==> flow/design.v <==
module top (
    input clk,                   
    input mode,                  
    input song,                  
    input plus,                  
    input minus,                 
    input rst,                   
    input set,                   
    input refer,                 
    input player1,               
    input player2,               
    output reg [8:0] rope,       
    output reg [1:0] sel,        
    output reg [1:0] ledr,       
    output reg [1:0] ledg,       
    output reg [1:0] ledb,       
    output reg [3:0] ledop,      
    output reg [7:0] segdata1,   
    output reg [7:0] segdata0,   
    output reg [7:0] seg,        
    output reg [7:0] sel8,       
    output reg ledplayer1,       
    output reg ledplayer2,       
    output reg buzzer,           
    output reg round_indicator_1, 
    output reg round_indicator_2 
);
wire playsong;                   
wire song_pulse;                 
wire mode_pulse;                 
wire plus_pulse;                 
wire minus_pulse;                
wire set_pulse;                  
wire refer_pulse;                
wire player1_pulse;              
wire player2_pulse;              
wire [1:0] led_slowgreen;        
wire [3:0] led_midyellow;        
wire [1:0] led_fastred;          
wire [8:0] led_rope_afk1;        
wire [1:0] led_win_afk1;         
wire [1:0] led_test_afk1;        
wire [8:0] led_rope_afk2;        
wire [1:0] led_win_afk2;         
wire [1:0] led_test_afk2;        
reg gameoverflag;                    
reg win1;                        
reg win2;                        
reg draw;                        
reg winflag_1;                   
reg winflag_2;                   
reg buzzerflag;                  
reg [1:0] modereg;               
reg [3:0] cycle;                 
reg [2:0] scan;                  
reg [3:0] score1;                
reg [3:0] score2;                
reg [3:0] win;                   
reg [3:0] now_round_reg1;        
reg [3:0] now_round_reg0;        
reg [7:0] secreg;                
reg [3:0] secreg1;               
reg [3:0] secreg0;               
reg [7:0] sec;                   
reg [3:0] sec1;                  
reg [3:0] sec0;                  
reg [4:0] now_round;             
reg [1:0] cntdownsec;            
reg [1:0] buzzer_gameover_1;     
reg [3:0] buzzer_gameover_8;     
reg [3:0] next_state;            
reg [3:0] current_state;         
reg [63:0] dispseg;              
reg [23:0] flick_cnt_1Hz;        
reg [23:0] flick_cnt_2Hz;        
reg [22:0] flick_cnt_4Hz_1;      
reg [22:0] flick_cnt_4Hz_2;      
reg [22:0] flick_cnt_4_33Hz;     
reg [23:0] buzzer_cnt_1Hz;       
reg [22:0] buzzer_cnt_4Hz;       
reg [25:0] buzzer_cnt_0_5Hz;     
reg [23:0] countdown_1Hz;        
reg [23:0] win_cnt_2Hz;          
parameter init              = 4'd0;
parameter time_set          = 4'd1;
parameter round_set         = 4'd2;
parameter finish_setting    = 4'd3;
parameter counting_down     = 4'd4;
parameter gaming            = 4'd5;
parameter check             = 4'd6;
parameter gameover          = 4'd7;
debounce mode_debounce (                               
    .clk (clk),
    .rst (rst),
    .key (mode),
    .key_pulse (mode_pulse)
);
debounce song_debounce (                               
    .clk (clk),
    .rst (rst),
    .key (song),
    .key_pulse (song_pulse)
);
debounce sec_plus_debounce (                               
    .clk (clk),
    .rst (rst),
    .key (plus),
    .key_pulse (plus_pulse)
);
debounce sec_minus_debounce (                               
    .clk (clk),
    .rst (rst),
    .key (minus),
    .key_pulse (minus_pulse)
);
debounce set_debounce (                               
    .clk (clk),
    .rst (rst),
    .key (set),
    .key_pulse (set_pulse)
);
debounce refer_debounce (                               
    .clk (clk),
    .rst (rst),
    .key (refer),
    .key_pulse (refer_pulse)
);
debounce player1_debounce (                               
    .clk (clk),
    .rst (rst),
    .key (player1),
    .key_pulse (player1_pulse)
);
debounce player2_debounce (                               
    .clk (clk),
    .rst (rst),
    .key (player2),
    .key_pulse (player2_pulse)
);
breath_led_slow greenslow (
    .clk(clk),
    .rst(rst),
    .ledslow1(led_slowgreen[0]),
    .ledslow2(led_slowgreen[1])
);
breath_led_mid yellowmid (
    .clk(clk),
    .rst(rst),
    .ledmid11(led_midyellow[0]),
    .ledmid12(led_midyellow[1]),
    .ledmid21(led_midyellow[2]),
    .ledmid22(led_midyellow[3])
);
breath_led_fast redfast (
    .clk(clk),
    .rst(rst),
    .ledfast1(led_fastred[0]),
    .ledfast2(led_fastred[1])
);
breath_led_afk1 afk1(
    .clk(clk),
    .rst(rst),
    .ledafkrope(led_rope_afk1),
    .ledafk1(led_win_afk1[0]),
    .ledafk2(led_win_afk1[1]),
    .ledafk3(led_test_afk1[0]),
    .ledafk4(led_test_afk1[1])
);
breath_led_afk2 afk2(
    .clk(clk),
    .rst(rst),
    .ledafkrope(led_rope_afk2),
    .ledafk1(led_win_afk2[0]),
    .ledafk2(led_win_afk2[1]),
    .ledafk3(led_test_afk2[0]),
    .ledafk4(led_test_afk2[1])
);
playsongs bgm(
    .clk(clk),
    .rst(gameoverflag),
    .song(song_pulse),
    .buzzer(playsong)
);
always @(posedge clk or negedge rst)
begin
    if(!rst)
    begin
        ledop[1] <= 0;
        current_state <= init;
    end
    else
    begin
        current_state <= next_state;
        ledop[1] <= 1;
    end
end
always @(posedge clk)
begin
    case(current_state)
    init:   next_state <= time_set;
    time_set:
    begin
        if(set_pulse)
        next_state <= round_set;
    end
    round_set:
    begin
        if(set_pulse)
        next_state <= finish_setting;
    end
    finish_setting:
    begin
        if(refer_pulse)
        next_state <= counting_down;
    end
    counting_down:
    begin
        if(cntdownsec == 0)
        next_state <= gaming;
    end
    gaming:
    begin
        if(secreg > 0)
        begin
            if(rope[0] || rope[8])
            next_state <= check;
        end
        else
        next_state<= check;
    end
    check:
    begin
        if((score1 == win)|| (score2 == win))
        next_state <= gameover;
        else
        begin
            if(refer_pulse)
            next_state <= counting_down;
        end
    end
    gameover:
    begin
        next_state <= gameover;
    end
    endcase
end
always @(posedge clk)
begin
    case(current_state)
    init:
    begin
        score1  <= 0;
        score2  <= 0;
        win1    <= 0;
        win2    <= 0;
        now_round<=1;
        draw    <= 0;
    end
    gaming:
    begin
        if      (rope[0])   begin win1 <= 1; win2 <= 0; end
        else if (rope[8])   begin win1 <= 0; win2 <= 1; end
        else if ((rope[0]||rope[1]||rope[2]||rope[3])&&(secreg == 0)) begin win1 <= 1; win2 <= 0; end
        else if ((rope[5]||rope[6]||rope[7]||rope[8])&&(secreg == 0)) begin win1 <= 0; win2 <= 1; end
        else if (rope[4]&&(secreg == 0)) begin draw <= 1; end
    end
    check:
    begin
        if      (win1)  begin score1 <= score1 + 1; now_round <= now_round + 1; win1 <= 0; end
        else if (win2)  begin score2 <= score2 + 1; now_round <= now_round + 1; win2 <= 0; end
        else if (draw)  begin now_round <= now_round + 1; draw <= 0; end
    end
    default:
    begin
        win1 <= 0;
        win2 <= 0;
    end
    endcase
end
always @(posedge clk)
begin
    case(current_state)
    init:
    begin
        ledr    <= 2'b00;
        ledg    <= 2'b11;
        ledb    <= 2'b11;
    end
    time_set:
    begin
    if(set_pulse)  
    begin
        ledr[1] <= 1;
        ledg[1] <= 0;
    end
    end
    round_set:
    begin
    if(set_pulse)  
    begin
        ledr[0] <= 1;
        ledg[0] <= 0;
    end  
    end
    finish_setting:
    begin
        if(refer_pulse)
        begin
            ledr <= 2'b11;
            ledg <= 2'b11;
            ledb <= 2'b11;
            flick_cnt_4Hz_1 <= 0;
        end
    end
    counting_down:
    begin
        if(flick_cnt_4Hz_1 >= 3_000)
        begin
            ledr <= ~ledr;
            ledg <= ~ledg;
            ledb <= ~ledb;
            flick_cnt_4Hz_1 <= 0;
        end
        else flick_cnt_4Hz_1 <= flick_cnt_4Hz_1 + 1;
        if(cntdownsec == 0)
        begin
            ledr <= 2'b11;
            ledg <= 2'b11;
            ledb <= 2'b11;
        end
    end
    gaming:
    begin
        if(rope[4])
        begin
            ledg[0] <= led_slowgreen[0];
            ledg[1] <= led_slowgreen[1];
            ledr[1] <= 1;
            ledr[0] <= 1;
        end
        else if(rope[2]||rope[3]||rope[5]||rope[6])
        begin
            ledg[0] <= led_midyellow[0];
            ledr[0] <= led_midyellow[1];
            ledg[1] <= led_midyellow[2];
            ledr[1] <= led_midyellow[3];
        end
        else if(rope[0]||rope[1]||rope[7]||rope[8])
        begin
            ledg[0] <= 1;
            ledg[1] <= 1;
            ledr[0] <= led_fastred[0];
            ledr[1] <= led_fastred[1];
        end
    end
    default:
    begin
        ledr    <= 2'b11;
        ledg    <= 2'b11;
        ledb    <= 2'b11;
        flick_cnt_4Hz_1 <= 0;
    end
    endcase
end
always @(posedge clk)
begin
    case(current_state)
    init:
    begin
        sec     <= 5;
        win     <= 1;
    end
    time_set:
    begin
        if(plus_pulse)  
        begin
            if (sec >= 95)
            sec <= 5;
            else
            sec <= sec + 5;
        end
        if(minus_pulse)  
        begin
            if (sec <= 5)
            sec <= 95;
            else
            sec <= sec - 5;
        end
    end
    round_set:
    begin
        if(plus_pulse)  
        begin
            if(win == 9) win <= 1;
            else win <= win + 1;
        end
        if(minus_pulse)  
        begin
            if(win == 1) win <= 9;
            else win <= win - 1;
        end
    end
    default: begin win <= win; end
    endcase
end
always @(posedge clk)
begin
    case(current_state)
    init:
    begin
        ledop[3] <= 1;
        ledop[2] <= 1;
        ledop[0] <= 1;
    end
    time_set:
    begin
        if(set) ledop[0] <= 1;
        else    ledop[0] <= 0;
        if(plus)ledop[2] <= 1;
        else    ledop[2] <= 0;
        if(minus)ledop[3] <= 1;
        else    ledop[3] <= 0;
    end
    round_set:
    begin
        if(set) ledop[0] <= 1;
        else    ledop[0] <= 0;
        if(plus)ledop[2] <= 1;
        else    ledop[2] <= 0;
        if(minus)ledop[3] <= 1;
        else    ledop[3] <= 0;
    end
    default:
    begin
        ledop[3] <= 1;
        ledop[2] <= 1;
        ledop[0] <= 1;
    end
    endcase
end
always @(posedge clk)
begin
    case(current_state)
    counting_down:
    begin
        if(flick_cnt_1Hz >= 12_000)
        begin
            cntdownsec <= cntdownsec - 1;
            flick_cnt_1Hz <= 0;
        end
        else flick_cnt_1Hz <= flick_cnt_1Hz + 1;
    end
    default:
    begin
        flick_cnt_1Hz <= 0;
        cntdownsec <= 3;
    end
    endcase
end
always @(posedge clk)
begin
    case(current_state)
    init: countdown_1Hz <= 0;
    counting_down:
    begin
        secreg <= sec;
    end
    gaming:
    begin
        if(countdown_1Hz >= 12_000)
        begin
            countdown_1Hz <= 0;
            secreg <= secreg - 1;
        end
        else countdown_1Hz <= countdown_1Hz + 1;
    end
    check:
    begin
        if(rope[0]||rope[8])    secreg <= secreg;
        if(secreg == 0)         secreg <= secreg;
    end
    endcase
end
always @(posedge clk)
begin
    if(current_state == init)
    begin
        sec1    <= 0;
        sec0    <= 0;
        secreg1 <= 0;
        secreg0 <= 0;
        now_round_reg1 <= 0;
        now_round_reg0 <= 0;
    end
    sec0 <= sec % 10;
    sec1 <= sec / 10;
    secreg0 <= secreg % 10;
    secreg1 <= secreg / 10;
    now_round_reg0 <= now_round % 10;
    now_round_reg1 <= now_round / 10;
end
always @(posedge clk)
begin
    case(current_state)
    init:
    begin
        sel <= 2'b11;
        flick_cnt_2Hz <= 0;
    end
    time_set:
    begin
        if(flick_cnt_2Hz>=6_000)
        begin
            sel <= ~sel;
            flick_cnt_2Hz <= 0;
        end
        else flick_cnt_2Hz <= flick_cnt_2Hz + 1;
    end
    round_set:
    begin
    sel[0] <= 1;
    if(flick_cnt_2Hz>=6_000)
        begin
            sel[1] <= ~sel[1];
            flick_cnt_2Hz <= 0;
        end
    else flick_cnt_2Hz <= flick_cnt_2Hz + 1;
    end
    finish_setting: sel <= 2'b00;
    counting_down: sel <= 2'b10;
    gaming: sel <= 2'b00;
    endcase
end
always @(posedge clk)
begin
    case(current_state)
    init: dispseg <= 64'h0;
    time_set:
    begin
    case(sec0)
        0: segdata0 <= 8'h3f;
        5: segdata0 <= 8'h6d;
    endcase
    case(sec1)
        0: segdata1 <= 8'h3f;
        1: segdata1 <= 8'h06;
        2: segdata1 <= 8'h5b;
        3: segdata1 <= 8'h4f;
        4: segdata1 <= 8'h66;
        5: segdata1 <= 8'h6d;
        6: segdata1 <= 8'h7d;
        7: segdata1 <= 8'h07;
        8: segdata1 <= 8'h7f;
        9: segdata1 <= 8'h6f;
    endcase
    end
    round_set:
    begin
    case(win)
        1: segdata1 <= 8'h06;
        2: segdata1 <= 8'h5b;
        3: segdata1 <= 8'h4f;
        4: segdata1 <= 8'h66;
        5: segdata1 <= 8'h6d;
        6: segdata1 <= 8'h7d;
        7: segdata1 <= 8'h07;
        8: segdata1 <= 8'h7f;
        9: segdata1 <= 8'h6f;
    endcase
    end
    finish_setting:
    begin
    case(sec0)
        0: segdata0 <= 8'h3f;
        5: segdata0 <= 8'h6d;
    endcase
    case(sec1)
        0: segdata1 <= 8'h3f;
        1: segdata1 <= 8'h06;
        2: segdata1 <= 8'h5b;
        3: segdata1 <= 8'h4f;
        4: segdata1 <= 8'h66;
        5: segdata1 <= 8'h6d;
        6: segdata1 <= 8'h7d;
        7: segdata1 <= 8'h07;
        8: segdata1 <= 8'h7f;
        9: segdata1 <= 8'h6f;
    endcase
    case(win)
    1:
    begin
        dispseg[63:56] <= 8'h06;     
        dispseg[55:48] <= 8'h40;     
        dispseg[47:40] <= 8'h3f;     
        dispseg[39:32] <= 8'h3f;     
        dispseg[31:24] <= 8'h3f;     
        dispseg[23:16] <= 8'h40;     
        dispseg[15:8]  <= 8'h40;     
        dispseg[7:0]   <= 8'h3f;     
    end
    2:
    begin
        dispseg[63:56] <= 8'h5b;     
        dispseg[55:48] <= 8'h40;     
        dispseg[47:40] <= 8'h3f;     
        dispseg[39:32] <= 8'h3f;     
        dispseg[31:24] <= 8'h3f;     
        dispseg[23:16] <= 8'h40;     
        dispseg[15:8]  <= 8'h40;     
        dispseg[7:0]   <= 8'h3f;     
    end
    3:
    begin
        dispseg[63:56] <= 8'h4f;     
        dispseg[55:48] <= 8'h40;     
        dispseg[47:40] <= 8'h3f;     
        dispseg[39:32] <= 8'h3f;     
        dispseg[31:24] <= 8'h3f;     
        dispseg[23:16] <= 8'h40;     
        dispseg[15:8]  <= 8'h40;     
        dispseg[7:0]   <= 8'h3f;     
    end
    4:
    begin
        dispseg[63:56] <= 8'h66;     
        dispseg[55:48] <= 8'h40;     
        dispseg[47:40] <= 8'h3f;     
        dispseg[39:32] <= 8'h3f;     
        dispseg[31:24] <= 8'h3f;     
        dispseg[23:16] <= 8'h40;     
        dispseg[15:8]  <= 8'h40;     
        dispseg[7:0]   <= 8'h3f;     
    end
    5:
    begin
        dispseg[63:56] <= 8'h6d;     
        dispseg[55:48] <= 8'h40;     
        dispseg[47:40] <= 8'h3f;     
        dispseg[39:32] <= 8'h3f;     
        dispseg[31:24] <= 8'h3f;     
        dispseg[23:16] <= 8'h40;     
        dispseg[15:8]  <= 8'h40;     
        dispseg[7:0]   <= 8'h3f;     
    end
    6:
    begin
        dispseg[63:56] <= 8'h7d;     
        dispseg[55:48] <= 8'h40;     
        dispseg[47:40] <= 8'h3f;     
        dispseg[39:32] <= 8'h3f;     
        dispseg[31:24] <= 8'h3f;     
        dispseg[23:16] <= 8'h40;     
        dispseg[15:8]  <= 8'h40;     
        dispseg[7:0]   <= 8'h3f;     
    end
    7:
    begin
        dispseg[63:56] <= 8'h07;     
        dispseg[55:48] <= 8'h40;     
        dispseg[47:40] <= 8'h3f;     
        dispseg[39:32] <= 8'h3f;     
        dispseg[31:24] <= 8'h3f;     
        dispseg[23:16] <= 8'h40;     
        dispseg[15:8]  <= 8'h40;     
        dispseg[7:0]   <= 8'h3f;     
    end
    8:
    begin
        dispseg[63:56] <= 8'h7f;     
        dispseg[55:48] <= 8'h40;     
        dispseg[47:40] <= 8'h3f;     
        dispseg[39:32] <= 8'h3f;     
        dispseg[31:24] <= 8'h3f;     
        dispseg[23:16] <= 8'h40;     
        dispseg[15:8]  <= 8'h40;     
        dispseg[7:0]   <= 8'h3f;     
    end
    9:
    begin
        dispseg[63:56] <= 8'h6f;     
        dispseg[55:48] <= 8'h40;     
        dispseg[47:40] <= 8'h3f;     
        dispseg[39:32] <= 8'h3f;     
        dispseg[31:24] <= 8'h3f;     
        dispseg[23:16] <= 8'h40;     
        dispseg[15:8]  <= 8'h40;     
        dispseg[7:0]   <= 8'h3f;     
    end
    endcase
    end
    counting_down:
    begin
    case(now_round_reg1)
        0: dispseg[47:40] <=8'h3f;
        1: dispseg[47:40] <=8'h06;
        2: dispseg[47:40] <=8'h5b;
        3: dispseg[47:40] <=8'h4f;
        4: dispseg[47:40] <=8'h66;
        5: dispseg[47:40] <=8'h6d;
        6: dispseg[47:40] <=8'h7d;
        7: dispseg[47:40] <=8'h07;
        8: dispseg[47:40] <=8'h7f;
        9: dispseg[47:40] <=8'h6f;
    endcase
    case(now_round_reg0)
        0: dispseg[39:32] <=8'h3f;
        1: dispseg[39:32] <=8'h06;
        2: dispseg[39:32] <=8'h5b;
        3: dispseg[39:32] <=8'h4f;
        4: dispseg[39:32] <=8'h66;
        5: dispseg[39:32] <=8'h6d;
        6: dispseg[39:32] <=8'h7d;
        7: dispseg[39:32] <=8'h07;
        8: dispseg[39:32] <=8'h7f;
        9: dispseg[39:32] <=8'h6f;
    endcase
    case(cntdownsec)   
        3: segdata0 <= 8'h4f;
        2: segdata0 <= 8'h5b;
        1: segdata0 <= 8'h06;
        0: segdata0 <= 8'h3f;
    endcase
    end
    gaming:
    begin
    case(secreg0)
        0: segdata0 <= 8'h3f;
        1: segdata0 <= 8'h06;
        2: segdata0 <= 8'h5b;
        3: segdata0 <= 8'h4f;
        4: segdata0 <= 8'h66;
        5: segdata0 <= 8'h6d;
        6: segdata0 <= 8'h7d;
        7: segdata0 <= 8'h07;
        8: segdata0 <= 8'h7f;
        9: segdata0 <= 8'h6f;
    endcase
    case(secreg1)
        0: segdata1 <= 8'h3f;
        1: segdata1 <= 8'h06;
        2: segdata1 <= 8'h5b;
        3: segdata1 <= 8'h4f;
        4: segdata1 <= 8'h66;
        5: segdata1 <= 8'h6d;
        6: segdata1 <= 8'h7d;
        7: segdata1 <= 8'h07;
        8: segdata1 <= 8'h7f;
        9: segdata1 <= 8'h6f;
    endcase
    end
    check:
    begin
    case(score1)
        0: dispseg[31:24] <= 8'h3f;
        1: dispseg[31:24] <= 8'h06;
        2: dispseg[31:24] <= 8'h5b;
        3: dispseg[31:24] <= 8'h4f;
        4: dispseg[31:24] <= 8'h66;
        5: dispseg[31:24] <= 8'h6d;
        6: dispseg[31:24] <= 8'h7d;
        7: dispseg[31:24] <= 8'h07;
        8: dispseg[31:24] <= 8'h7f;
        9: dispseg[31:24] <= 8'h6f;
    endcase
    case(score2)
        0: dispseg[7 : 0] <= 8'h3f;
        1: dispseg[7 : 0] <= 8'h06;
        2: dispseg[7 : 0] <= 8'h5b;
        3: dispseg[7 : 0] <= 8'h4f;
        4: dispseg[7 : 0] <= 8'h66;
        5: dispseg[7 : 0] <= 8'h6d;
        6: dispseg[7 : 0] <= 8'h7d;
        7: dispseg[7 : 0] <= 8'h07;
        8: dispseg[7 : 0] <= 8'h7f;
        9: dispseg[7 : 0] <= 8'h6f;
    endcase
    end
    gameover:
    begin
    if(score1 == win)
    begin
        dispseg[63:56] <= 8'h7d;
        dispseg[55:48] <= 8'h7d;
        dispseg[47:40] <= 8'h7d;
        dispseg[39:32] <= 8'h7d;
        dispseg[31:24] <= 8'h38;
        dispseg[23:16] <= 8'h3f;
        dispseg[15:8]  <= 8'h6d;
        dispseg[7:0]   <= 8'h79;
    end
    if(score2 == win)
    begin
        dispseg[63:56] <= 8'h38;
        dispseg[55:48] <= 8'h3f;
        dispseg[47:40] <= 8'h6d;
        dispseg[39:32] <= 8'h79;
        dispseg[31:24] <= 8'h7d;
        dispseg[23:16] <= 8'h7d;
        dispseg[15:8]  <= 8'h7d;
        dispseg[7:0]   <= 8'h7d;
    end
    end
    endcase
end
always @(posedge clk)
begin
    if(current_state >= finish_setting)
    begin
        scan <= scan + 1;
        case(scan)
        3'd0: begin sel8 <= 8'b1111_1110; seg <= dispseg[7:0]; end
        3'd1: begin sel8 <= 8'b1111_1101; seg <= dispseg[15:8]; end
        3'd2: begin sel8 <= 8'b1111_1011; seg <= dispseg[23:16]; end
        3'd3: begin sel8 <= 8'b1111_0111; seg <= dispseg[31:24]; end
        3'd4: begin sel8 <= 8'b1110_1111; seg <= dispseg[39:32]; end
        3'd5: begin sel8 <= 8'b1101_1111; seg <= dispseg[47:40]; end
        3'd6: begin sel8 <= 8'b1011_1111; seg <= dispseg[55:48]; end
        3'd7: begin sel8 <= 8'b0111_1111; seg <= dispseg[63:56]; end
        endcase
    end
    else sel8 <= 8'b1111_1111;
    if(current_state == init)
    begin
        scan <= 0;
        seg  <= 8'h00;
    end
end
always @(posedge clk)
begin
    case(current_state)
    init:
    begin
        flick_cnt_4_33Hz <= 0;
        cycle <= 1;
        winflag_2 <= 0;
        flick_cnt_4Hz_2 <= 0;
        rope <= 9'b0000_0_0000;
    end
    time_set:
    begin
        if      (modereg == 2'b00) rope <= led_rope_afk1;
        else if (modereg == 2'b01)
        begin
            rope[8:5] <= led_rope_afk2[8:5];
            rope[3:0] <= led_rope_afk2[3:0];
            rope[4] <= led_rope_afk2[4];
        end
        else if (modereg == 2'b10) rope <= 9'b1111_1_1111;
        else if (modereg == 2'b11) rope <= 9'b0000_0_0000;
    end
    round_set:
    begin
        if      (modereg == 2'b00) rope <= led_rope_afk1;
        else if (modereg == 2'b01)
        begin
            rope[8:5] <= led_rope_afk2[8:5];
            rope[3:0] <= led_rope_afk2[3:0];
            rope[4] <= led_rope_afk2[4];
        end
        else if (modereg == 2'b10) rope <= 9'b1111_1_1111;
        else if (modereg == 2'b11) rope <= 9'b0000_0_0000;
    end
    finish_setting: rope <= 9'b0000_0_0000;
    counting_down:
    begin
        if (flick_cnt_4_33Hz >= 2_769)
        begin
            cycle <= cycle + 1;
            flick_cnt_4_33Hz <= 0;
        end
        else flick_cnt_4_33Hz <= flick_cnt_4_33Hz + 1;
        case(cycle)
            1: rope <= 9'b1000_0_0001;
            2: rope <= 9'b0100_0_0010;
            3: rope <= 9'b0010_0_0100;
            4: rope <= 9'b0001_0_1000;
            5: rope <= 9'b0000_1_0000;
            6: rope <= 9'b0001_0_1000;
            7: rope <= 9'b0010_0_0100;
            8: rope <= 9'b0100_0_0010;
            9: rope <= 9'b1000_0_0001;
            10:rope <= 9'b0100_0_0010;
            11:rope <= 9'b0010_0_0100;
            12:rope <= 9'b0001_0_1000;
            13:rope <= 9'b0000_1_0000;
        endcase
    end
    gaming:
    begin
        if(player1_pulse) rope <= {rope[7:0],rope[8]};
        if(player2_pulse) rope <= {rope[0],rope[8:1]};
    end
    check:
    begin
        if((score1==win || score2==win )) winflag_2 <= 1;
        rope <= rope;
        flick_cnt_4_33Hz <= 0;
        cycle <= 1;
    end
    gameover:
    begin
        if((score1==win || score2==win ) && (winflag_2 == 1))
        begin
            rope <= 9'b0101_0_1010;
            winflag_2 <= 0;
        end
        if(flick_cnt_4Hz_2 >= 3_000)
        begin
            rope <= ~rope;
            flick_cnt_4Hz_2 <= 0;
        end
        else flick_cnt_4Hz_2 <= flick_cnt_4Hz_2 + 1;
    end
    default:
    begin
        flick_cnt_4_33Hz <= 0;
        cycle <= 1;
    end
    endcase
end
always @(posedge clk)
begin
    case(current_state)
    time_set:
    begin
        if(set_pulse||plus_pulse||minus_pulse||buzzerflag)
        begin
            if(buzzer_cnt_4Hz <= 1_500)
            begin
                buzzerflag <= 1;
                buzzer <= 1;
                buzzer_cnt_4Hz <= buzzer_cnt_4Hz + 1;
            end
            else
            begin
                buzzerflag <= 0;
                buzzer <= 0;
                buzzer_cnt_4Hz <= 0;
            end
        end
    end
    round_set:
    begin
        if(plus_pulse||minus_pulse||buzzerflag)
        begin
            if(buzzer_cnt_4Hz <= 1_500)
            begin
                buzzerflag <= 1;
                buzzer <= 1;
                buzzer_cnt_4Hz <= buzzer_cnt_4Hz + 1;
            end
            else
            begin
                buzzerflag <= 0;
                buzzer <= 0;
                buzzer_cnt_4Hz <= 0;
            end
        end
        if(set_pulse) buzzerflag <= 1;
    end
    finish_setting:
    begin
        if(buzzer_cnt_4Hz <= 1_500 && buzzerflag == 1)
        begin
            buzzerflag <= 1;
            buzzer <= 1;
            buzzer_cnt_4Hz <= buzzer_cnt_4Hz + 1;
        end
        else
        begin
            buzzerflag <= 0;
            buzzer <= 0;
            buzzer_cnt_4Hz <= 0;
        end
    end
    counting_down:
    begin
        if(buzzer_cnt_1Hz >= 6_000)
        begin
            buzzer <= ~buzzer;
            buzzer_cnt_1Hz <= 0;
        end
        else buzzer_cnt_1Hz <= buzzer_cnt_1Hz + 1;
    end
    check:
    begin
        if((score1==win || score2==win )) winflag_1 <= 1;
        if(buzzer_cnt_4Hz >= 1_500 && buzzer_gameover_8 < 8)
        begin
            buzzer <= ~buzzer;
            buzzer_cnt_4Hz <= 0;
            buzzer_gameover_8 <= buzzer_gameover_8 + 1;
        end
        else buzzer_cnt_4Hz <= buzzer_cnt_4Hz + 1;
    end
    gameover:
    begin
        if((score1==win || score2==win ) && (winflag_1 == 1))
        begin
            buzzer <= ~buzzer;
            winflag_1 <= 0;
        end
        if(buzzer_cnt_0_5Hz >= 24_000 && buzzer_gameover_1 < 1)
        begin
            buzzer <= ~buzzer;
            buzzer_cnt_0_5Hz <= 0;
            gameoverflag <= 1;
            buzzer_gameover_1 <= buzzer_gameover_1 + 1;
        end
        else buzzer_cnt_0_5Hz <= buzzer_cnt_0_5Hz + 1;
        if(buzzer_gameover_1 == 1)  buzzer <= playsong;
    end
    default:
    begin
        buzzer <= 0;
        buzzer_gameover_8 <= 0;
        buzzer_gameover_1 <= 0;
        buzzer_cnt_4Hz <= 0;
        buzzer_cnt_0_5Hz <= 0;
        winflag_1 <= 0;
        buzzerflag <= 0;
        gameoverflag <= 0;
    end 
    endcase
    if(current_state == init) buzzer_cnt_1Hz <= 0;
end
always @(posedge clk) 
begin
    case(current_state)
    time_set:
    begin
        if(modereg == 2'b00)
        begin
            ledplayer1 <= led_win_afk1[0];  
            ledplayer2 <= led_win_afk1[1];
        end
        else if(modereg == 2'b01)
        begin
            ledplayer1 <= led_win_afk2[0];  
            ledplayer2 <= led_win_afk2[1];
        end
        else if(modereg == 2'b10)
        begin
            ledplayer1 <= 1;  
            ledplayer2 <= 1;
        end
        else if(modereg == 2'b11)
        begin
            ledplayer1 <= 0;  
            ledplayer2 <= 0;
        end
    end
    round_set:
    begin
        if(modereg == 2'b00)
        begin
            ledplayer1 <= led_win_afk1[0];  
            ledplayer2 <= led_win_afk1[1];
        end
        else if(modereg == 2'b01)
        begin
            ledplayer1 <= led_win_afk2[0];  
            ledplayer2 <= led_win_afk2[1];
        end
        else if(modereg == 2'b10)
        begin
            ledplayer1 <= 1;  
            ledplayer2 <= 1;
        end
        else if(modereg == 2'b11)
        begin
            ledplayer1 <= 0;  
            ledplayer2 <= 0;
        end
    end
    check:
    begin
        if(win_cnt_2Hz >= 3_000)
        begin
            win_cnt_2Hz <= 0;
            if(rope[0]||rope[1]||rope[2]||rope[3])
            ledplayer1 <= ~ledplayer1;
            if(rope[5]||rope[6]||rope[7]||rope[8])
            ledplayer2 <= ~ledplayer2;
        end
        else win_cnt_2Hz <= win_cnt_2Hz + 1;
    end
    gameover:
    begin
        if(win_cnt_2Hz >= 3_000)
        begin
            win_cnt_2Hz <= 0;
            if(score1 == win)
            ledplayer1 <= ~ledplayer1;
            if(score2 == win)
            ledplayer2 <= ~ledplayer2;
        end
        else win_cnt_2Hz <= win_cnt_2Hz + 1;
    end
    default:
    begin
        ledplayer1 <= 0;
        ledplayer2 <= 0;
        win_cnt_2Hz <= 0;
    end
    endcase
end
always @(posedge clk)
begin
    case(current_state)
    time_set:
    begin
        if(modereg == 2'b00)
        begin
            round_indicator_1 <= led_test_afk1[0];
            round_indicator_2 <= led_test_afk1[1];
        end
        else if(modereg == 2'b01)
        begin
            round_indicator_1 <= led_test_afk2[0];
            round_indicator_2 <= led_test_afk2[1];
        end
        else if(modereg == 2'b10)
        begin
            round_indicator_1 <= 1;
            round_indicator_2 <= 1;
        end
        else if(modereg == 2'b11)
        begin
            round_indicator_1 <= 0;
            round_indicator_2 <= 0;
        end
    end
    round_set:
    begin
        if(modereg == 2'b00)
        begin
            round_indicator_1 <= led_test_afk1[0];
            round_indicator_2 <= led_test_afk1[1];
        end
        else if(modereg == 2'b01)
        begin
            round_indicator_1 <= led_test_afk2[0];
            round_indicator_2 <= led_test_afk2[1];
        end
        else if(modereg == 2'b10)
        begin
            round_indicator_1 <= 1;
            round_indicator_2 <= 1;
        end
        else if(modereg == 2'b11)
        begin
            round_indicator_1 <= 0;
            round_indicator_2 <= 0;
        end
    end
    default:
    begin
        round_indicator_1 <= 0;
        round_indicator_2 <= 0;
    end
    endcase
end
always @(posedge clk or negedge rst)
begin
    if(!rst) modereg <= 2'b00;
    else if(mode_pulse) modereg <= modereg + 1;
end
endmodule
module debounce (clk,rst,key,key_pulse);
parameter       N  =  1;                       
input             clk;
input             rst;
input 	[N-1:0]   key;                         
output  [N-1:0]   key_pulse;                   
reg     [N-1:0]   key_rst_pre;                 
reg     [N-1:0]   key_rst;                     
wire    [N-1:0]   key_edge;                    
always @(posedge clk or negedge rst)
begin
    if (!rst) begin
        key_rst <= {N{1'b1}};                 
        key_rst_pre <= {N{1'b1}};
    end
    else begin
        key_rst <= key;                      
        key_rst_pre <= key_rst;              
    end    
end
assign key_edge = key_rst_pre & (~key_rst); 
reg	[7:0]	  cnt;                        
always @(posedge clk or negedge rst)
begin
    if(!rst)
        cnt <= 8'h0;
    else if(key_edge)
        cnt <= 8'h0;
    else
        cnt <= cnt + 1'h1;
end  
reg     [N-1:0]   key_sec_pre;                 
reg     [N-1:0]   key_sec;                    
always @(posedge clk or negedge rst)
begin
    if (!rst) 
        key_sec <= {N{1'b1}};                
    else if (cnt==8'hff)
        key_sec <= key;  
end
always @(posedge clk or negedge rst)
begin
    if (!rst)
        key_sec_pre <= {N{1'b1}};
    else                   
        key_sec_pre <= key_sec;             
end      
assign key_pulse = key_sec_pre & (~key_sec);     
endmodule
module breath_led_slow(clk,rst,ledslow1,ledslow2);
input clk;             	 
input rst;             	 
output reg ledslow1;     
output reg ledslow2;
reg [24:0] cnt1;       	 
reg [24:0] cnt2;       	 
reg flag;              	 
parameter   CNT_NUM = 40;	 
always@(posedge clk or negedge rst) begin 
	if(!rst) begin
		cnt1<=13'd0;
		end 
	else begin
		if(cnt1>=CNT_NUM-1) 
			cnt1<=1'b0;
		else 
			cnt1<=cnt1+1'b1; 
		end
	end
always@(posedge clk or negedge rst) begin 
	if(!rst) begin
		cnt2<=13'd0;
		flag<=1'b0;
	end 
	else begin
		if(cnt1==CNT_NUM-1) begin	 
			if(!flag) begin       	 
				if(cnt2>=CNT_NUM-1)	 
					flag<=1'b1;
				else
					cnt2<=cnt2+1'b1;
			end 
			else begin           	 
				if(cnt2<=0)          
					flag<=1'b0;
				else 
					cnt2<=cnt2-1'b1;
			end
		end
	else cnt2<=cnt2;   	 
	ledslow1 <= (cnt1<cnt2)?1'b0:1'b1;
	ledslow2 <= (cnt2<cnt1)?1'b0:1'b1;
	end
end
endmodule
module breath_led_mid(clk,rst,ledmid11,ledmid12,ledmid21,ledmid22);
input clk;             	 
input rst;             	 
output reg ledmid11;     
output reg ledmid12;
output reg ledmid21;
output reg ledmid22;
reg [24:0] cnt1;       	 
reg [24:0] cnt2;       	 
reg flag;              	 
parameter   CNT_NUM = 24;	 
always@(posedge clk or negedge rst) begin 
	if(!rst) begin
		cnt1<=13'd0;
		end 
	else begin
		if(cnt1>=CNT_NUM-1) 
			cnt1<=1'b0;
		else 
			cnt1<=cnt1+1'b1; 
		end
	end
always@(posedge clk or negedge rst) begin 
	if(!rst) begin
		cnt2<=13'd0;
		flag<=1'b0;
	end 
	else begin
		if(cnt1==CNT_NUM-1) begin	 
			if(!flag) begin       	 
				if(cnt2>=CNT_NUM-1)	 
					flag<=1'b1;
				else
					cnt2<=cnt2+1'b1;
			end 
			else begin           	 
				if(cnt2<=0)          
					flag<=1'b0;
				else 
					cnt2<=cnt2-1'b1;
			end
		end
	else cnt2<=cnt2;   	 
	ledmid11 <= (cnt1<cnt2)?1'b0:1'b1;
	ledmid12 <= ledmid11;
	ledmid21 <= (cnt2<cnt1)?1'b0:1'b1;
	ledmid22 <= ledmid21;
	end
end
endmodule
module breath_led_fast(clk,rst,ledfast1,ledfast2);
input clk;             	 
input rst;             	 
output reg ledfast1;     
output reg ledfast2;
reg [24:0] cnt1;       	 
reg [24:0] cnt2;       	 
reg flag;              	 
parameter   CNT_NUM = 15;	 
always@(posedge clk or negedge rst) begin 
	if(!rst) begin
		cnt1<=13'd0;
		end 
	else begin
		if(cnt1>=CNT_NUM-1) 
			cnt1<=1'b0;
		else 
			cnt1<=cnt1+1'b1; 
		end
	end
always@(posedge clk or negedge rst) begin 
	if(!rst) begin
		cnt2<=13'd0;
		flag<=1'b0;
	end 
	else begin
		if(cnt1==CNT_NUM-1) begin	 
			if(!flag) begin       	 
				if(cnt2>=CNT_NUM-1)	 
					flag<=1'b1;
				else
					cnt2<=cnt2+1'b1;
			end 
			else begin           	 
				if(cnt2<=0)          
					flag<=1'b0;
				else 
					cnt2<=cnt2-1'b1;
			end
		end
	else cnt2<=cnt2;   	 
	ledfast1 <= (cnt1<cnt2)?1'b0:1'b1;
	ledfast2 <= (cnt2<cnt1)?1'b0:1'b1;
	end
end
endmodule
module breath_led_afk1(clk,rst,ledafkrope,ledafk1,ledafk2,ledafk3,ledafk4);
input clk;             	 
input rst;             	 
output reg [8:0] ledafkrope;     
output reg ledafk1;
output reg ledafk2;
output reg ledafk3;
output reg ledafk4;
reg [24:0] cnt1;       	 
reg [24:0] cnt2;       	 
reg flag;              	 
parameter   CNT_NUM = 40;	 
always@(posedge clk or negedge rst) begin 
	if(!rst) begin
		cnt1<=13'd0;
		end 
	else begin
		if(cnt1>=CNT_NUM-1) 
			cnt1<=1'b0;
		else 
			cnt1<=cnt1+1'b1; 
		end
	end
always@(posedge clk or negedge rst) begin 
	if(!rst) begin
		cnt2<=13'd0;
		flag<=1'b0;
	end 
	else begin
		if(cnt1==CNT_NUM-1) begin	 
			if(!flag) begin       	 
				if(cnt2>=CNT_NUM-1)	 
					flag<=1'b1;
				else
					cnt2<=cnt2+1'b1;
			end 
			else begin           	 
				if(cnt2<=0)          
					flag<=1'b0;
				else 
					cnt2<=cnt2-1'b1;
			end
		end
	else cnt2<=cnt2;   	 
	ledafkrope[8] <= (cnt1<cnt2)?1'b0:1'b1;
	ledafkrope[7] <= (cnt1<cnt2)?1'b0:1'b1;
	ledafkrope[6] <= (cnt1<cnt2)?1'b0:1'b1;
	ledafkrope[5] <= (cnt1<cnt2)?1'b0:1'b1;
	ledafkrope[4] <= (cnt1<cnt2)?1'b0:1'b1;
	ledafkrope[3] <= (cnt1<cnt2)?1'b0:1'b1;
	ledafkrope[2] <= (cnt1<cnt2)?1'b0:1'b1;
	ledafkrope[1] <= (cnt1<cnt2)?1'b0:1'b1;
	ledafkrope[0] <= (cnt1<cnt2)?1'b0:1'b1;
	ledafk1 <= (cnt1<cnt2)?1'b0:1'b1;
	ledafk2 <= (cnt1<cnt2)?1'b0:1'b1;
	ledafk3 <= (cnt1<cnt2)?1'b0:1'b1;
	ledafk4 <= (cnt1<cnt2)?1'b0:1'b1;
	end
end
endmodule
module breath_led_afk2(clk,rst,ledafkrope,ledafk1,ledafk2,ledafk3,ledafk4);
input clk;             	 
input rst;             	 
output reg [8:0] ledafkrope;     
output reg ledafk1;
output reg ledafk2;
output reg ledafk3;
output reg ledafk4;
reg [24:0] cnt1;       	 
reg [24:0] cnt2;       	 
reg flag;              	 
parameter   CNT_NUM = 40;	 
always@(posedge clk or negedge rst) begin 
	if(!rst) begin
		cnt1<=13'd0;
		end 
	else begin
		if(cnt1>=CNT_NUM-1) 
			cnt1<=1'b0;
		else 
			cnt1<=cnt1+1'b1; 
		end
	end
always@(posedge clk or negedge rst) begin 
	if(!rst) begin
		cnt2<=13'd0;
		flag<=1'b0;
	end 
	else begin
		if(cnt1==CNT_NUM-1) begin	 
			if(!flag) begin       	 
				if(cnt2>=CNT_NUM-1)	 
					flag<=1'b1;
				else
					cnt2<=cnt2+1'b1;
			end 
			else begin           	 
				if(cnt2<=0)          
					flag<=1'b0;
				else 
					cnt2<=cnt2-1'b1;
			end
		end
	else cnt2<=cnt2;   	 
	ledafkrope[8] <= (cnt1<cnt2)?1'b0:1'b1;
	ledafkrope[7] <= (cnt1<cnt2)?1'b0:1'b1;
	ledafkrope[6] <= (cnt1<cnt2)?1'b0:1'b1;
	ledafkrope[5] <= (cnt1<cnt2)?1'b0:1'b1;
	ledafkrope[4] <= (cnt1>cnt2)?1'b0:1'b1;
	ledafkrope[3] <= (cnt1<cnt2)?1'b0:1'b1;
	ledafkrope[2] <= (cnt1<cnt2)?1'b0:1'b1;
	ledafkrope[1] <= (cnt1<cnt2)?1'b0:1'b1;
	ledafkrope[0] <= (cnt1<cnt2)?1'b0:1'b1;
	ledafk1 <= (cnt1>cnt2)?1'b0:1'b1;
	ledafk2 <= (cnt1>cnt2)?1'b0:1'b1;
	ledafk3 <= (cnt1>cnt2)?1'b0:1'b1;
	ledafk4 <= (cnt1>cnt2)?1'b0:1'b1;
	end
end
endmodule
module playsongs(
    input clk,
    input rst,
    input song,
    output reg buzzer
);
parameter   N_sil= 440,  
            N_do = 458,  
            N_re = 408,  
            N_mi = 364,  
            N_fa = 343,  
            N_so = 306,  
            N_la = 272,  
            N_si = 243,  
            stoptime= 11,
            dotime  = 13,
            retime  = 14,
            mitime  = 16,
            fatime  = 17,
            sotime  = 19,
            latime  = 22,
            sitime  = 24;
reg [16:0]	cnt0;	     
reg [10:0]	cnt1;	     
reg	[6 :0]	cnt2;	     
reg	[16:0]	pre_set;	 
wire[16:0]	pre_div;	 
reg	[10:0]	cishu;	     
wire[10:0]	cishu_div;	 
reg [1: 0]  flag;	     
reg	[6 :0]	YINFU;	     
always @(posedge clk or negedge rst)
begin
    if(!rst)        flag <= 2'b00;
    else if(song)   flag <= flag + 1;
end
always @(posedge clk or negedge rst)
begin
    if(!rst)                YINFU <= 66;
    else if(flag == 2'b00)  YINFU <= 66;
    else if(flag == 2'b01)  YINFU <= 48;
    else if(flag == 2'b10)  YINFU <= 36;
    else                    YINFU <= 1;
end
always @(posedge clk or negedge rst)
begin
    if(!rst)                    cnt0 <= 0;
    else if(flag == 2'b11)      cnt0 <= 0;
    else if(song)               cnt0 <= 0;
    else
    begin
        if(cnt0 == pre_set - 1) cnt0 <= 0;
        else                    cnt0 <= cnt0 + 1;
    end
end
always @(posedge clk or negedge rst)
begin
    if(!rst)                    cnt1 <= 0;
    else if(flag == 2'b11)      cnt1 <= 0;
    else if(song)               cnt1 <= 0;
    else
    begin
        if(cnt0 == pre_set - 1)
        begin
            if(cnt1 == cishu)   cnt1 <= 0;
            else                cnt1 <= cnt1 + 1;
        end
    end
end
always @(posedge clk or negedge rst)
begin
    if(!rst)                        cnt2 <= 0;
    else if(flag == 2'b11)          cnt2 <= 0;
    else if(song)                   cnt2 <= 0;
    else
    begin
        if(cnt1 == cishu && cnt0 == pre_set - 1)
        begin
            if(cnt2 == YINFU - 1)   cnt2 <= 0;
            else                    cnt2 <= cnt2 + 1;
        end
    end
end
always @(*)
begin
    case(pre_set)
        N_sil:cishu<= stoptime;
        N_do:cishu <= dotime;
        N_re:cishu <= retime;
        N_mi:cishu <= mitime;
        N_fa:cishu <= fatime;
        N_so:cishu <= sotime;
        N_la:cishu <= latime;
        N_si:cishu <= sitime;
        default:cishu <= stoptime;
    endcase
end
always @(*)
begin
    if(flag == 2'b00)
    begin
        case(cnt2)	 
            0 : pre_set <= N_mi;
            1 : pre_set <= N_mi;
            2 : pre_set <= N_fa;
            3 : pre_set <= N_so;
            4 : pre_set <= N_so;
            5 : pre_set <= N_fa;
            6 : pre_set <= N_mi;
            7 : pre_set <= N_re;
            8 : pre_set <= N_do;
            9 : pre_set <= N_do;
            10: pre_set <= N_re;
            11: pre_set <= N_mi;            
            12: pre_set <= N_mi;
            13: pre_set <= N_re;
            14: pre_set <= N_re;
            15: pre_set <= N_sil;
            16: pre_set <= N_mi;
            17: pre_set <= N_mi;
            18: pre_set <= N_fa;
            19: pre_set <= N_so;
            20: pre_set <= N_so;
            21: pre_set <= N_fa;
            22: pre_set <= N_mi;
            23: pre_set <= N_re;
            24: pre_set <= N_do;
            25: pre_set <= N_do;
            26: pre_set <= N_re;
            27: pre_set <= N_mi;
            28: pre_set <= N_re;
            29: pre_set <= N_do;
            30: pre_set <= N_do;
            31: pre_set <= N_sil;
            32: pre_set <= N_re;
            33: pre_set <= N_re;
            34: pre_set <= N_mi;
            35: pre_set <= N_do;
            36: pre_set <= N_re;
            37: pre_set <= N_mi;
            38: pre_set <= N_fa;
            39: pre_set <= N_mi;
            40: pre_set <= N_do;
            41: pre_set <= N_re;
            42: pre_set <= N_mi;
            43: pre_set <= N_fa;
            44: pre_set <= N_mi;
            45: pre_set <= N_re;
            46: pre_set <= N_do;
            47: pre_set <= N_re;
            48: pre_set <= N_so;
            49: pre_set <= N_sil;
            50: pre_set <= N_mi;
            51: pre_set <= N_mi;
            52: pre_set <= N_fa;
            53: pre_set <= N_so;
            54: pre_set <= N_so;
            55: pre_set <= N_fa;
            56: pre_set <= N_mi;
            57: pre_set <= N_re;
            58: pre_set <= N_do;
            59: pre_set <= N_do;
            60: pre_set <= N_re;
            61: pre_set <= N_mi;
            62: pre_set <= N_re;
            63: pre_set <= N_do;
            64: pre_set <= N_do;
            65: pre_set <= N_sil;
            default: pre_set <= N_sil;
        endcase
    end
    else if (flag == 2'b01)
    begin
        case(cnt2)	 
            0 : pre_set <= N_do;
            1 : pre_set <= N_do;
            2 : pre_set <= N_so;
            3 : pre_set <= N_so;
            4 : pre_set <= N_la;
            5 : pre_set <= N_la;
            6 : pre_set <= N_so;
            7 : pre_set <= N_sil;
            8 : pre_set <= N_fa;
            9 : pre_set <= N_fa;
            10: pre_set <= N_mi;
            11: pre_set <= N_mi;
            12: pre_set <= N_re;
            13: pre_set <= N_re;
            14: pre_set <= N_do;
            15: pre_set <= N_sil;
            16: pre_set <= N_so;
            17: pre_set <= N_so;
            18: pre_set <= N_fa;
            19: pre_set <= N_fa;
            20: pre_set <= N_mi;
            21: pre_set <= N_mi;
            22: pre_set <= N_re;
            23: pre_set <= N_sil;
            24: pre_set <= N_so;
            25: pre_set <= N_so;
            26: pre_set <= N_fa;
            27: pre_set <= N_fa;
            28: pre_set <= N_mi;
            29: pre_set <= N_mi;
            30: pre_set <= N_re;
            31: pre_set <= N_sil;
            32: pre_set <= N_do;
            33: pre_set <= N_do;
            34: pre_set <= N_so;
            35: pre_set <= N_so;
            36: pre_set <= N_la;
            37: pre_set <= N_la;
            38: pre_set <= N_so;
            39: pre_set <= N_sil;
            40: pre_set <= N_fa;
            41: pre_set <= N_fa;
            42: pre_set <= N_mi;
            43: pre_set <= N_mi;
            44: pre_set <= N_re;
            45: pre_set <= N_re;
            46: pre_set <= N_do;
            47: pre_set <= N_sil;
            default: pre_set <= N_sil;
        endcase
    end
    else if (flag == 2'b10)
    begin
        case(cnt2)	 
            0 : pre_set <= N_do;
            1 : pre_set <= N_re;
            2 : pre_set <= N_mi;
            3 : pre_set <= N_do;
            4 : pre_set <= N_do;
            5 : pre_set <= N_re;
            6 : pre_set <= N_mi;
            7 : pre_set <= N_do;
            8 : pre_set <= N_mi;
            9 : pre_set <= N_fa;
            10: pre_set <= N_so;
            11: pre_set <= N_sil;
            12: pre_set <= N_mi;
            13: pre_set <= N_fa;
            14: pre_set <= N_so;
            15: pre_set <= N_sil;
            16: pre_set <= N_so;
            17: pre_set <= N_la;
            18: pre_set <= N_so;
            19: pre_set <= N_fa;
            20: pre_set <= N_mi;
            21: pre_set <= N_do;
            22: pre_set <= N_so;
            23: pre_set <= N_la;
            24: pre_set <= N_so;
            25: pre_set <= N_fa;
            26: pre_set <= N_mi;
            27: pre_set <= N_do;
            28: pre_set <= N_re;
            29: pre_set <= N_so;
            30: pre_set <= N_do;
            31: pre_set <= N_sil;
            32: pre_set <= N_re;
            33: pre_set <= N_so;
            34: pre_set <= N_do;
            35: pre_set <= N_sil;
            default: pre_set <= N_sil;
        endcase
    end
    else    pre_set <= N_sil;
end
assign pre_div = pre_set / 2;
assign cishu_div = cishu * 4 / 5;
always @(posedge clk or negedge rst)
begin
    if(!rst)                    buzzer <= 0;
    else if(pre_set != N_sil)
    begin
        if(cnt1 < cishu_div)
        begin
            if(cnt0 < pre_div)  buzzer <= 0;
            else                buzzer <= 1;
        end
        else                    buzzer <= 0;
    end
    else                        buzzer <= 0;
end
endmodule
======== Reports on top ========
What the tools print for top, step after step.
Line numbers count from 1 in the design file above.
A cell with n/a has no value.
design
  top module .............................. top
  clock port .............................. clk
  cell library ............................ sky130hd
  timing corner ........................... tt_025C_1v80

======== Word-level counts ========
Yosys after proc, flatten, opt, wreduce and memory -nomap, before mapping. Memory bits, and registers merged into a memory's read port (data or address), are not among the register bits. Print and check cells are not counted.
Yosys's memory passes give these memory sizes; they may raise the number of words (mostly to a power of two), join words into wider ones and drop unused or constant bits.
cells by class
  $lt $le $gt $ge ......................... 43
  bitwise gates (word level) .............. 52
  mux-type cells .......................... 283
  reductions and logical operators ........ 127
  div/mod/pow operators ................... 7
  $add $sub $neg .......................... 53
  equality and inequality tests ........... 203
operator list
  cell                                                                 count
  case mux 8 bit (select 10 bit)                                       7
  two-way mux 25 bit                                                   20
  divider 8 x 4 -> 32 bit (second input constant)                      2
  modulo 8 x 4 -> 32 bit (second input constant)                       2
  adder 25 x 1 -> 25 bit (second input constant)                       10
  two-way mux 8 bit                                                    28
  two-way mux 23 bit                                                   9
  < comparator 25 bit                                                  8
  equality test 4 x 3 -> 1 bit (second input constant)                 41
  case mux 8 bit (select 4 bit)                                        5
  greater-or-equal comparator 25 x 6 -> 1 bit (second input constant)  6
  case mux 24 bit (select 2 bit)                                       3
  case mux 8 bit (select 3 bit)                                        6
  two-way mux 17 bit                                                   8
  divider 5 x 4 -> 32 bit (second input constant)                      1
  modulo 5 x 4 -> 32 bit (second input constant)                       1
  case mux 8 bit (select 8 bit)                                        2
  subtractor 25 x 1 -> 25 bit (second input constant)                  5
  less-or-equal comparator 25 x 1 -> 1 bit (second input constant)     5
  adder 24 x 1 -> 24 bit (second input constant)                       5
  two-way mux 4 bit                                                    30
  case mux 23 bit (select 5 bit)                                       1
  equality test 17 x 9 -> 1 bit (second input constant)                6
  two-way mux 1 bit                                                    102
  divider 13 x 3 -> 32 bit (second input constant)                     1
  two-way mux 24 bit                                                   4
  adder 23 x 1 -> 23 bit (second input constant)                       4
  case mux 23 bit (select 2 bit)                                       2
Not listed: further kinds 112, cells in them 444.
bit counts
  output and inout port bits .............. 58
  memories ................................ 3
  bits in registers ....................... 861
  bits of input ports ..................... 10
  ROM bits ................................ 2048
  elaborated cells ........................ 908
memory list
  memory           depth  width  rd ports  wr ports  RTL line  text
  (no name shown)  128    8      1         0         1582      case(cnt2)
  (no name shown)  64     8      1         0         1654      case(cnt2)
  (no name shown)  64     8      1         0         1708      case(cnt2)

======== Longest topological paths ========
Yosys ltp: most cells in a row. Word level: on the elaborated netlist, between registers, memories and ports. Mapped: between sequential cells and ports; inverters and the memories' decode and read muxes count.
depth
  depth after elaboration ................. 11
  ABC_AREA ................................ 0
  depth in mapped cells ................... 32
  depth with buffers taken out ............ 29

======== After synthesis ========
Yosys stat after the flow's synthesis: flattened, memories mapped to cells. It holds for the ABC_AREA given above (unset counts as 0); a run with the other value may have another netlist.
The area totals of this step are shown rounded.
cells by type
  type                       count  total area (um^2)
  sky130_fd_sc_hd__edfxtp_1  328    9.85E+03
  sky130_fd_sc_hd__dfrtp_1   368    9.21E+03
  sky130_fd_sc_hd__ha_1      368    4.6E+03
  sky130_fd_sc_hd__nor2_1    514    1929.35
  sky130_fd_sc_hd__dfxtp_1   95     1.9E+03
  sky130_fd_sc_hd__xnor2_1   213    1.87E+03
  sky130_fd_sc_hd__o21ai_0   297    1.49E+03
  sky130_fd_sc_hd__nand2_1   370    1.39E+03
  sky130_fd_sc_hd__a21oi_1   267    1.34E+03
  sky130_fd_sc_hd__xor2_1    153    1.34E+03
  sky130_fd_sc_hd__inv_1     287    1.08E+03
  sky130_fd_sc_hd__nand3_1   187    935.898
  sky130_fd_sc_hd__dfstp_2   33     867.082
  sky130_fd_sc_hd__nor4_1    95     594.32
  sky130_fd_sc_hd__a21o_1    78     585.562
  sky130_fd_sc_hd__nor2b_1   92     575.552
  sky130_fd_sc_hd__clkbuf_1  142    533.011
  sky130_fd_sc_hd__nor3_1    101    505.485
Other cell types: 74; their cells: 905.
mapped netlist
  flip-flop cells ......................... 824
  area of sequential cells ................ 21830 um^2
  chip area (Yosys) ....................... 47380 um^2
  standard cells after synthesis .......... 4893
By module: a second synthesis without flattening, with its own total; a netlist apart from the flattened one above.
unflattened totals
  cells (unflattened synthesis) ........... 5338
  area total of the unflattened synthesis .. 50540 um^2
Each row is one instance without its submodules.
by module
  module           seq. area (um^2)  instances  area (um^2)  cells
  top              11620             1          22000        2209
  playsongs        1077              1          5338         680
  breath_led_afk2  1336              1          3954         437
  debounce         305.3             8          490.5        43
  breath_led_mid   1396              1          3901         422
  breath_led_slow  1336              1          3842         425
  breath_led_fast  1336              1          3804         397
  breath_led_afk1  1306              1          3775         424

======== Worst setup path after synthesis ========
OpenSTA on the mapped netlist: ideal clock, no wires. The path of least setup slack (recovery checks aside). Input and output delay are each 20% of the period. Register names are those of the netlist, which keeps one name where synthesis merged equal registers.
path after synthesis
  path kind ............................... flip-flop to flip-flop
  start point ............................. register bgm.cnt2[0]
  end point ............................... register bgm.buzzer
  arrival ................................. 6.302 ns
  data required time ...................... 9.935 ns
  path delay .............................. 6.367 ns
  slack ................................... 3.633 ns
  driving pins on the path ................ 31
  period .................................. 10.0 ns
  path buffers ............................ 3
  setup time .............................. 0.065 ns
  synthesis period reached ................ 6.367 ns
"path delay" is the arrival time less input delay plus setup time.
"driving pins on the path" counts driving pins, that of a launching flip-flop among them; a cell with two outputs on the path counts twice.
"synthesis period reached" = period - worst setup slack (recovery checks aside). The figure is calculated, with input and output delays left at 20% of the set period.
The rows between start and end are the longest chain of elaborated cells between them; the timing report does not say that the signal goes this way. Where chains are equally long, one stands for them.
Each line given opens the expression or statement behind the cell; cells for indexed reads and writes are added by Yosys, which also makes memories of some case tables.
A memory read counts as a cell of the chain, while the word-level depth stops at memories.
A register here has more assigning lines than the two given.
between the ends, after synthesis
  path through ............................ sky130_fd_sc_hd__dfrtp_1 sky130_fd_sc_hd__clkbuf_1 sky130_fd_sc_hd__clkbuf_1 sky130_fd_sc_hd__inv_1 sky130_fd_sc_hd__ha_1 sky130_fd_sc_hd__clkbuf_1 sky130_fd_sc_hd__a2111oi_0 sky130_fd_sc_hd__o21ai_0 sky130_fd_sc_hd__a311oi_1 sky130_fd_sc_hd__inv_1 sky130_fd_sc_hd__ha_1 sky130_fd_sc_hd__mux2_2 sky130_fd_sc_hd__and4_1 sky130_fd_sc_hd__a21oi_1 sky130_fd_sc_hd__inv_1 sky130_fd_sc_hd__nand2_1 sky130_fd_sc_hd__ha_1 sky130_fd_sc_hd__nor3_1 sky130_fd_sc_hd__a41oi_1 sky130_fd_sc_hd__a21o_1 sky130_fd_sc_hd__nand2_1 sky130_fd_sc_hd__ha_1 sky130_fd_sc_hd__o21a_1 sky130_fd_sc_hd__o22ai_1 sky130_fd_sc_hd__a211oi_1 sky130_fd_sc_hd__ha_1 sky130_fd_sc_hd__a21o_1 sky130_fd_sc_hd__a21oi_1 sky130_fd_sc_hd__o211ai_1 sky130_fd_sc_hd__a41oi_1 sky130_fd_sc_hd__o211a_1
  length of the longest elaborated chain .. 11
  elaborated cells on any way between the ends .. 23
  those cells by class .................... div (1); compare (2); eq/ne (8); mux (9); memory (3)
RTL lines, path after synthesis
  element                        RTL line  text
  start: declaration             1505      reg [6 :0] cnt2;
  start: assignment              1552      if(!rst)                        cnt2 <= 0;
  start: assignment              1560      else                    cnt2 <= cnt2 + 1;
  memory read (64 x 8 bit)       1708      case(cnt2)
  two-way mux 17 bit             1708
  two-way mux 17 bit             1706      else if (flag == 2'b10)
  two-way mux 17 bit             1652      else if (flag == 2'b01)
  two-way mux 17 bit             1580      if(flag == 2'b00)
  equality test 17 x 8 -> 1 bit  1566      case(pre_set)
  case mux 5 bit (select 7 bit)  1566
  divider 13 x 3 -> 32 bit       1751      assign cishu_div = cishu * 4 / 5;
  < comparator 11 bit            1757      if(cnt1 < cishu_div)
  two-way mux 1 bit              1757
  two-way mux 1 bit              1755      else if(pre_set != N_sil)
  end: assignment                1754      if(!rst)                    buzzer <= 0;
  end: assignment                1759      if(cnt0 < pre_div)  buzzer <= 0;
  end: declaration               1485      output reg buzzer

======== Worst path after layout ========
From the final timing report of flow run 1: the path of least setup slack in the routed layout; clock arrival at registers is part of the times.
path post-layout
  path kind ............................... flip-flop to flip-flop
  start point ............................. register bgm.cnt2[1]
  end point ............................... register bgm.buzzer
  path buffers ............................ 2
  slack ................................... 1.51 ns
  period .................................. 7.79 ns
  data required time ...................... 8.37 ns
  driving pins on the path ................ 30
  arrival ................................. 6.86 ns
  setup time .............................. 0.06 ns
The rows between start and end are the longest chain of elaborated cells between them; the timing report does not say that the signal goes this way. Where chains are equally long, one stands for them.
A memory read counts as a cell of the chain, while the word-level depth stops at memories.
A register here has more assigning lines than the two given.
between the ends, post-layout
  path through ............................ sky130_fd_sc_hd__dfrtp_1 sky130_fd_sc_hd__buf_4 sky130_fd_sc_hd__ha_1 sky130_fd_sc_hd__ha_1 sky130_fd_sc_hd__a32o_1 sky130_fd_sc_hd__a221oi_1 sky130_fd_sc_hd__a311oi_1 sky130_fd_sc_hd__buf_4 sky130_fd_sc_hd__inv_1 sky130_fd_sc_hd__ha_1 sky130_fd_sc_hd__mux2_2 sky130_fd_sc_hd__and4_1 sky130_fd_sc_hd__a21oi_1 sky130_fd_sc_hd__inv_1 sky130_fd_sc_hd__nand2_1 sky130_fd_sc_hd__ha_1 sky130_fd_sc_hd__nor3_1 sky130_fd_sc_hd__a41oi_1 sky130_fd_sc_hd__a21o_1 sky130_fd_sc_hd__nand2_1 sky130_fd_sc_hd__ha_1 sky130_fd_sc_hd__o21a_1 sky130_fd_sc_hd__o22ai_1 sky130_fd_sc_hd__a211oi_1 sky130_fd_sc_hd__ha_1 sky130_fd_sc_hd__a21o_1 sky130_fd_sc_hd__a21oi_1 sky130_fd_sc_hd__o211ai_1 sky130_fd_sc_hd__a41oi_1 sky130_fd_sc_hd__o211a_1
  length of the longest elaborated chain .. 11
  elaborated cells on any way between the ends .. 23
  those cells by class .................... div (1); compare (2); eq/ne (8); mux (9); memory (3)
RTL lines, path post-layout
  element                        RTL line  text
  start: declaration             1505      reg [6 :0] cnt2;
  start: assignment              1552      if(!rst)                        cnt2 <= 0;
  start: assignment              1560      else                    cnt2 <= cnt2 + 1;
  memory read (64 x 8 bit)       1708      case(cnt2)
  two-way mux 17 bit             1708
  two-way mux 17 bit             1706      else if (flag == 2'b10)
  two-way mux 17 bit             1652      else if (flag == 2'b01)
  two-way mux 17 bit             1580      if(flag == 2'b00)
  equality test 17 x 8 -> 1 bit  1566      case(pre_set)
  case mux 5 bit (select 7 bit)  1566
  divider 13 x 3 -> 32 bit       1751      assign cishu_div = cishu * 4 / 5;
  < comparator 11 bit            1757      if(cnt1 < cishu_div)
  two-way mux 1 bit              1757
  two-way mux 1 bit              1755      else if(pre_set != N_sil)
  end: assignment                1754      if(!rst)                    buzzer <= 0;
  end: assignment                1759      if(cnt0 < pre_div)  buzzer <= 0;
  end: declaration               1485      output reg buzzer

==> results <==
Design top on sky130hd. What follows are 5 stored runs of the flow, each under its own settings; their order means nothing. The constraints put input and output delay at 20% of the set period each and load the outputs with 0.01 pF.
"time of the worst setup path" = time allowed to the worst setup path (clock period - input delay - output delay, where it has them) - its slack; a late launch clock adds to it, a late capture clock takes from it.
The results are shown rounded.

---- flow run 1 ----
settings
  CORE_UTILIZATION = 40
  PLACE_DENSITY = 0.6
  period_ns = 7.79
  CAP_MARGIN = 20
  CORE_MARGIN = 2
  SLEW_MARGIN = 20
results
  chip area after synthesis (Yosys) ....... 47380 um^2
  total die area .......................... 121200 um^2
  standard-cell area after layout ......... 53660 um^2
  worst slack on setup checks ............. 1.511 ns
  time of the worst setup path ............ 6.28 ns
  class of the worst setup path ........... flip-flop to flip-flop

---- flow run 2 ----
settings
  CAP_MARGIN = 40
  CELL_PAD_IN_SITES_DETAIL_PLACEMENT = 0
  CELL_PAD_IN_SITES_GLOBAL_PLACEMENT = 1
  CORE_MARGIN = 3
  CORE_UTILIZATION = 40
  CTS_CLUSTER_DIAMETER = 231
  CTS_CLUSTER_SIZE = 32
  GPL_ROUTABILITY_DRIVEN = 0
  GPL_TIMING_DRIVEN = 0
  MAX_ROUTING_LAYER = met4
  MIN_ROUTING_LAYER = met1
  PLACE_DENSITY_LB_ADDON = 0.1
  SETUP_SLACK_MARGIN = 1.5
  period_ns = 10.0
  SLEW_MARGIN = 20
results
  chip area after synthesis (Yosys) ....... 47380 um^2
  total die area .......................... 122600 um^2
  standard-cell area after layout ......... 52060 um^2
  worst slack on setup checks ............. 2.366 ns
  time of the worst setup path ............ 7.63 ns
  class of the worst setup path ........... flip-flop to flip-flop

---- flow run 3 ----
settings
  ABC_AREA = 1
  CORE_MARGIN = 2
  CORE_UTILIZATION = 58
  PLACE_DENSITY_LB_ADDON = 0.07
  SETUP_SLACK_MARGIN = 0.95
  period_ns = 10.6
  CAP_MARGIN = 20
  SLEW_MARGIN = 20
results
  chip area after synthesis (Yosys) ....... 48010 um^2
  total die area .......................... 85090 um^2
  standard-cell area after layout ......... 53630 um^2
  worst slack on setup checks ............. 4.388 ns
  time of the worst setup path ............ 6.21 ns
  class of the worst setup path ........... flip-flop to flip-flop

---- flow run 4 ----
settings
  CAP_MARGIN = 0
  CORE_ASPECT_RATIO = 1.63
  CORE_MARGIN = 8
  CORE_UTILIZATION = 32
  CTS_CLUSTER_SIZE = 58
  GPL_TIMING_DRIVEN = 0
  HOLD_SLACK_MARGIN = 0.03
  MIN_ROUTING_LAYER = met1
  SETUP_SLACK_MARGIN = -0.52
  period_ns = 5.72
  SLEW_MARGIN = 20
results
  chip area after synthesis (Yosys) ....... 47380 um^2
  total die area .......................... 161000 um^2
  standard-cell area after layout ......... 54640 um^2
  worst slack on setup checks ............. -0.189 ns
  time of the worst setup path ............ 5.91 ns
  class of the worst setup path ........... flip-flop to flip-flop

---- flow run 5 ----
settings
  CAP_MARGIN = 0
  CORE_ASPECT_RATIO = 1.18
  CORE_MARGIN = 8
  CORE_UTILIZATION = 19
  CTS_CLUSTER_DIAMETER = 350
  CTS_CLUSTER_SIZE = 52
  GPL_TIMING_DRIVEN = 1
  HOLD_SLACK_MARGIN = 0.03
  MIN_ROUTING_LAYER = met1
  SETUP_SLACK_MARGIN = -0.52
  period_ns = 10.4
  SLEW_MARGIN = 20
results
  chip area after synthesis (Yosys) ....... 47380 um^2
  total die area .......................... 265700 um^2
  standard-cell area after layout ......... 52980 um^2
  worst slack on setup checks ............. 2.994 ns
  time of the worst setup path ............ 7.41 ns
  class of the worst setup path ........... flip-flop to flip-flop
